==> flow/design.v <==
module ALU(
    input logic CLK,
    input logic RST,
    input logic ACT,
    input logic[3:0]  OP,
    input logic[1:0]  MOVI,
    input logic[31:0] REG_A,
    input logic[31:0] REG_B,
    input logic[31:0] MEM,
    input logic[31:0] IMM,
    output logic[31:0] DATA,
    output logic       RDY,
    output logic       VLD
);
    typedef enum logic [1:0] {
        INIT,
        FIRST_STAGE,
        MUL_FIRST_STAGE,
        MUL_SECOND_STAGE
    } state_type;
    state_type state_curr;
    state_type state_next;
    logic[31:0] operand_A;
    logic[31:0] operand_B;
    logic[31:0] norm_res;
    logic[31:0] norm_reg;
    logic[63:0] mult_res;
    logic       mult_req;
    always_comb begin
        case (state_curr)
            INIT:
                if (ACT) begin
                    if (mult_req)
                        state_next = MUL_FIRST_STAGE;
                    else
                        state_next = FIRST_STAGE;
                end else
                     state_next = INIT;
            FIRST_STAGE:      state_next = INIT;
            MUL_FIRST_STAGE:  state_next = MUL_SECOND_STAGE;
            MUL_SECOND_STAGE: state_next = INIT;
        endcase
    end
    always_ff @(posedge CLK) begin
        if (RST) begin
            state_curr  <= INIT;
        end else begin
            state_curr <= state_next;
            if (state_next == MUL_FIRST_STAGE)
                mult_res <= operand_A * operand_B;
            if (state_next == FIRST_STAGE)
                norm_reg <= norm_res;
        end
    end
    always_comb begin
        case (state_curr)
            INIT:             DATA = 32'b0;
            FIRST_STAGE:      DATA = norm_reg;
            MUL_FIRST_STAGE:  DATA = mult_res[31:0];
            MUL_SECOND_STAGE: DATA = mult_res[63:32];
        endcase
    end
    assign operand_A = REG_A;
    assign VLD = (state_curr != INIT) & ~RST;
    assign RDY = state_curr == INIT;
    always_comb begin
        case (MOVI)
            2'b00:   operand_B = REG_B;
            2'b01:   operand_B = MEM;
            2'b10:   operand_B = IMM;
            default: operand_B = '0;
        endcase
    end
    always_comb begin
        norm_res = 32'b0;
        mult_req = 0;
        if (RDY) begin
            case (OP)
                4'b0000: norm_res = operand_A + operand_B;             
                4'b0001: norm_res = operand_A - operand_B;             
                4'b0010: mult_req = 1;                                 
                4'b0011: norm_res = {1'b0, operand_B[31:1]};           
                4'b0100: norm_res = {operand_B[30:0], 1'b0};           
                4'b0101: norm_res = {operand_B[0], operand_B[31:1]};   
                4'b0110: norm_res = {operand_B[30:0], operand_B[31]};  
                4'b0111: norm_res = ~operand_B;                        
                4'b1000: norm_res = operand_A & operand_B;             
                4'b1001: norm_res = operand_A | operand_B;             
                4'b1010: norm_res = operand_A ^ operand_B;             
                4'b1011: norm_res = ~(operand_A & operand_B);          
                4'b1100: norm_res = ~(operand_A | operand_B);          
                4'b1101: norm_res = ~(operand_A ^ operand_B);          
                4'b1110: norm_res = operand_B + 1;                     
                4'b1111: norm_res = operand_B - 1;                     
            endcase
        end
    end
endmodule
# Step by step through the tools: ALU
# Module ALU before and after one edit of its RTL, step after step.
# "orig" refers to lines of the RTL above, "edited" to lines of the edited file.
# "delta" is "edited" less "orig", of the values as shown; "change_rel_pct" is that difference over "orig", in percent.
# Operators: Yosys type, input widths -> output width; for muxes data width and select width s.
# Cell names lack the library's common part.
# A cell with -- has no value.
# design
top_module	ALU
clock	CLK
library	sky130hd
lib_corner	tt_025C_1v80

# Edit of the RTL
# Unified diff, file above to edited file.
# The edited RTL no longer does the same as the RTL above: the edit was made by script, with no optimisation intended.
# begin of diff
@@ -6,5 +6,5 @@
     input logic[1:0]  MOVI,
     input logic[31:0] REG_A,
-    input logic[31:0] REG_B,
+    input logic[31:0] REG_B_ext,
     input logic[31:0] MEM,
     input logic[31:0] IMM,
@@ -13,4 +13,6 @@
     output logic       VLD
 );
+    logic [31:0] REG_B;
+    always_ff @(posedge CLK) REG_B <= REG_B_ext;
     typedef enum logic [1:0] {
         INIT,
# end of diff

# Elaborated design
# Source: Yosys, flattened and elaborated, memories not mapped. Widths are those after wreduce. Registers that Yosys merges into a memory's read port (data or address) are not register bits. Print and check cells do not count. Equal cells are merged and count once.
# word_totals
element	orig	edited	delta	change_rel_pct
reg_bits	98	130	32	32.65
output_inout_bits	34	34	0	0.00
elab_cells	55	56	1	1.82
# op_classes
element	orig	edited	delta	change_rel_pct
n_addsub	4	4	0	0.00
mul	1	1	0	0.00
n_eq	22	22	0	0.00
muxes	8	8	0	0.00
bitwise	9	9	0	0.00
n_reduce_logical	8	8	0	0.00
# Unchanged operator kinds not shown: 30.

# Longest topological paths
# Yosys ltp: most cells in a row. Word level: on the elaborated netlist, between registers, memories and ports. Mapped: between sequential cells and ports; inverters and the memories' decode and read muxes count.
# depth
element	orig	edited	delta	change_rel_pct
ltp_word	9	9	0	0.00
abc_area	0	0	--	--
depth_mapped	36	37	1	2.78
mapped_depth_nobuf	30	31	1	3.33

# Netlist
# Source: synth_stat.txt of the flow (Yosys; design flattened, memories mapped). It holds for the ABC_AREA given above (unset counts as 0); a run with the other value may have another netlist.
# mapped
element	orig	edited	delta	change_rel_pct
cells	5161	5102	-59	-1.14
yosys_area_mm2	0.0437845	0.0439634	0.0001789	0.41
ff_cells	98	130	32	32.65
buffers	316	295	-21	-6.65
# by_type
cell_type	orig	edited	delta	change_rel_pct
o21ai_0	165	125	-40	-24.24
dfxtp_1	2	34	32	1600.00
o21ai_1	19	46	27	142.11
nand2_1	575	556	-19	-3.30
buf_1	44	26	-18	-40.91
nor2_1	745	730	-15	-2.01
a211oi_1	32	19	-13	-40.62
a221oi_1	29	39	10	34.48
inv_1	955	946	-9	-0.94
or3_1	15	6	-9	-60.00
a21o_1	55	48	-7	-12.73
nand2b_1	15	22	7	46.67
a221o_1	12	5	-7	-58.33
o211ai_1	17	11	-6	-35.29
a311oi_1	9	15	6	66.67
or4_1	1	7	6	600.00
o22ai_1	27	32	5	18.52
o21a_1	14	19	5	35.71
# Unchanged cell types not shown: 14.
# The list need not be complete.

# Worst setup path after synthesis
# OpenSTA on the mapped netlist: ideal clock, no wires. The path of least setup slack (recovery checks aside). Input and output delay are each 20% of the period. Register names are those of the netlist, which keeps one name where synthesis merged equal registers.
# synth_timing
element	orig	edited	delta	change_rel_pct
kind	input -> register	input -> register	--	--
start	in MOVI[0]	in MOVI[0]	--	--
end	reg mult_res[60]	reg mult_res[62]	--	--
period_ps	10500	10500	0	0.00
input_delay_ps	2100	2100	0	0.00
setup_ps	264	265	1	--
launch_ps	2100	2100	0	0.00
arrival_time_ps	10248	10571	323	3.15
t_required_ps	10236	10235	-1	-0.01
setup_slack_ps	-11	-336	-325	--
delay_ps	8412	8736	324	3.85
driving_pins	32	33	1	3.12
synth_period_reached_ps	10511	10836	325	3.09
# "delay_ps" is the arrival time less input delay plus setup time.
# "driving_pins": output pins that drive a net of the path, with the launching flip-flop's if there is one; two outputs of one cell count as two.
# "synth_period_reached_ps" is the clock period less the worst setup slack; recovery checks do not enter. This is arithmetic on one report: input and output delays are still those of the set period (20% each).
# The rows between start and end are the longest chain of elaborated cells between them; the timing report does not say that the signal goes this way. Where chains are equally long, one stands for them.
# Each line given opens the expression or statement behind the cell; cells for indexed reads and writes are added by Yosys, which also makes memories of some case tables.
# synth_between_orig
path_cell_list	clkbuf_1 -> buf_1 -> mux2i_1 -> o21ai_0 -> clkbuf_1 -> inv_1 -> buf_1 -> nor2_1 -> fa_1 -> inv_1 -> fa_1 -> inv_1 -> fa_1 -> inv_1 -> fa_1 -> inv_1 -> fa_1 -> fa_1 -> fa_1 -> fa_1 -> ha_1 -> clkbuf_1 -> a21o_1 -> o21bai_1 -> a21oi_1 -> o21ai_0 -> a21o_1 -> o2111ai_1 -> a2111oi_2 -> o31ai_1 -> nor3_1 -> o41a_1
elab_chain_len	3
cells_between	5
lines_between	2
cone_classes	1 x mul; 2 x eq/ne; 1 x mux; 1 x reduce/logical
# synth_lines_orig
element	line	source
start: declaration	6	input logic[1:0]  MOVI,
$eq 2x2->1	67	case (MOVI)
$pmux 32 s3	67
$mul 32x32->64	50	mult_res <= operand_A * operand_B;
end: assignment	50
end: declaration	27	logic[63:0] mult_res;
# synth_between_edited
path_cell_list	clkbuf_1 -> clkbuf_1 -> buf_2 -> mux2i_1 -> o21ai_1 -> inv_1 -> clkbuf_1 -> clkbuf_1 -> nor2_1 -> fa_1 -> fa_1 -> inv_1 -> fa_1 -> fa_1 -> inv_1 -> fa_1 -> fa_1 -> fa_1 -> inv_1 -> fa_1 -> inv_1 -> ha_1 -> clkbuf_1 -> and3_1 -> a221oi_1 -> o21ai_1 -> and4_1 -> o21ai_0 -> o31ai_1 -> a31oi_1 -> o31ai_1 -> or4_1 -> nand3_1
elab_chain_len	3
cells_between	5
lines_between	2
cone_classes	1 x mul; 2 x eq/ne; 1 x mux; 1 x reduce/logical
# synth_lines_edited
element	line	source
start: declaration	6	input logic[1:0]  MOVI,
$eq 2x2->1	69	case (MOVI)
$pmux 32 s3	69
$mul 32x32->64	52	mult_res <= operand_A * operand_B;
end: assignment	52
end: declaration	29	logic[63:0] mult_res;

# Timing after layout
# From the final timing report of the runs of pair A: the path of least setup slack in the routed layout; clock arrival at registers is part of the times.
# The path's times are printed in steps of 10 ps; the period is the one set.
# layout_timing
element	orig	edited	delta	change_rel_pct
kind	input -> register	input -> register	--	--
start	in MEM[19]	in MEM[16]	--	--
end	reg mult_res[60]	reg mult_res[50]	--	--
period_ps	10500	10500	0	0.00
input_delay_ps	2100	2100	0	0.00
setup_ps	250	240	-10	--
launch_ps	2100	2100	0	0.00
arrival_time_ps	10310	10440	130	1.26
t_required_ps	10620	10690	70	0.66
setup_slack_ps	300	260	-40	--
driving_pins	30	31	1	3.33
# The rows between start and end are the longest chain of elaborated cells between them; the timing report does not say that the signal goes this way. Where chains are equally long, one stands for them.
# layout_between_orig
path_cell_list	clkdlybuf4s50_1 -> mux2i_1 -> o21ai_2 -> buf_4 -> nand2_1 -> fa_1 -> fa_1 -> inv_1 -> fa_1 -> fa_1 -> fa_1 -> fa_1 -> fa_1 -> inv_1 -> fa_1 -> inv_1 -> ha_1 -> buf_4 -> a21oi_2 -> o21bai_1 -> a21oi_1 -> o21ai_0 -> a21o_1 -> o2111ai_1 -> buf_4 -> a2111oi_4 -> o31ai_2 -> buf_4 -> nor3_1 -> o41a_1
elab_chain_len	2
cells_between	2
lines_between	2
cone_classes	1 x mul; 1 x mux
# layout_lines_orig
element	line	source
start: declaration	9	input logic[31:0] MEM,
$pmux 32 s3	67	case (MOVI)
$mul 32x32->64	50	mult_res <= operand_A * operand_B;
end: assignment	50
end: declaration	27	logic[63:0] mult_res;
# layout_between_edited
path_cell_list	clkdlybuf4s50_1 -> mux2i_1 -> o21ai_2 -> inv_1 -> buf_12 -> buf_4 -> nor2_1 -> fa_1 -> fa_1 -> inv_1 -> fa_1 -> fa_1 -> fa_1 -> inv_1 -> fa_1 -> fa_1 -> inv_1 -> fa_1 -> inv_1 -> ha_1 -> a21oi_1 -> o21ai_0 -> a21oi_1 -> buf_4 -> o21ai_1 -> buf_4 -> o21ai_0 -> nand3_1 -> a31oi_1 -> xnor2_1 -> buf_4
elab_chain_len	2
cells_between	2
lines_between	2
cone_classes	1 x mul; 1 x mux
# layout_lines_edited
element	line	source
start: declaration	9	input logic[31:0] MEM,
$pmux 32 s3	69	case (MOVI)
$mul 32x32->64	52	mult_res <= operand_A * operand_B;
end: assignment	52
end: declaration	29	logic[63:0] mult_res;

# Measured runs
# Runs of the flow (Yosys, OpenROAD) on both versions; the two runs of a pair have the same settings. The constraints put input and output delay at 20% of the set period each and load the outputs with 0.01 pF.
# flow_settings_pair_A
period_ns	10.5
CAP_MARGIN	20
CORE_MARGIN	2
CORE_UTILIZATION	40
SLEW_MARGIN	20
# results_pair_A
element	orig	edited	delta	change_rel_pct
yosys_chip_area_mm2	0.0437845	0.0439634	0.0001789	0.41
total_die_area_mm2	0.112125	0.112577	0.000452	0.40
final_cell_area_mm2	0.0509614	0.0513693	0.0004079	0.80
utilization_pct	46.9	47.1	0.2	--
fin_ws_ps	303	257	-46	--
setupTns_ps	0	0	0	--
holdWs_ps	786	778	-8	--
achieved_period_ps	10197	10243	46	0.45
# flow_settings_pair_B
CELL_PAD_IN_SITES_GLOBAL_PLACEMENT	3
CORE_UTILIZATION	44
CTS_CLUSTER_DIAMETER	264
HOLD_SLACK_MARGIN	-0.0
PLACE_DENSITY_LB_ADDON	0.26
SLEW_MARGIN	40
TNS_END_PERCENT	20
period_ns	6.86
CAP_MARGIN	20
CORE_MARGIN	2
# results_pair_B
element	orig	edited	delta	change_rel_pct
yosys_chip_area_mm2	0.0437845	0.0439634	0.0001789	0.41
total_die_area_mm2	0.102048	0.102461	0.000413	0.40
final_cell_area_mm2	0.0563015	0.0558448	-0.0004567	-0.81
utilization_pct	57.1	56.6	-0.5	--
fin_ws_ps	-2071	-2182	-111	--
setupTns_ps	-81077	-86448	-5371	--
holdWs_ps	816	845	29	--
achieved_period_ps	8931	9042	111	1.24
# "achieved_period_ps" means the clock period less the worst setup slack. The figure is calculated, with input and output delays left at 20% of the set period.
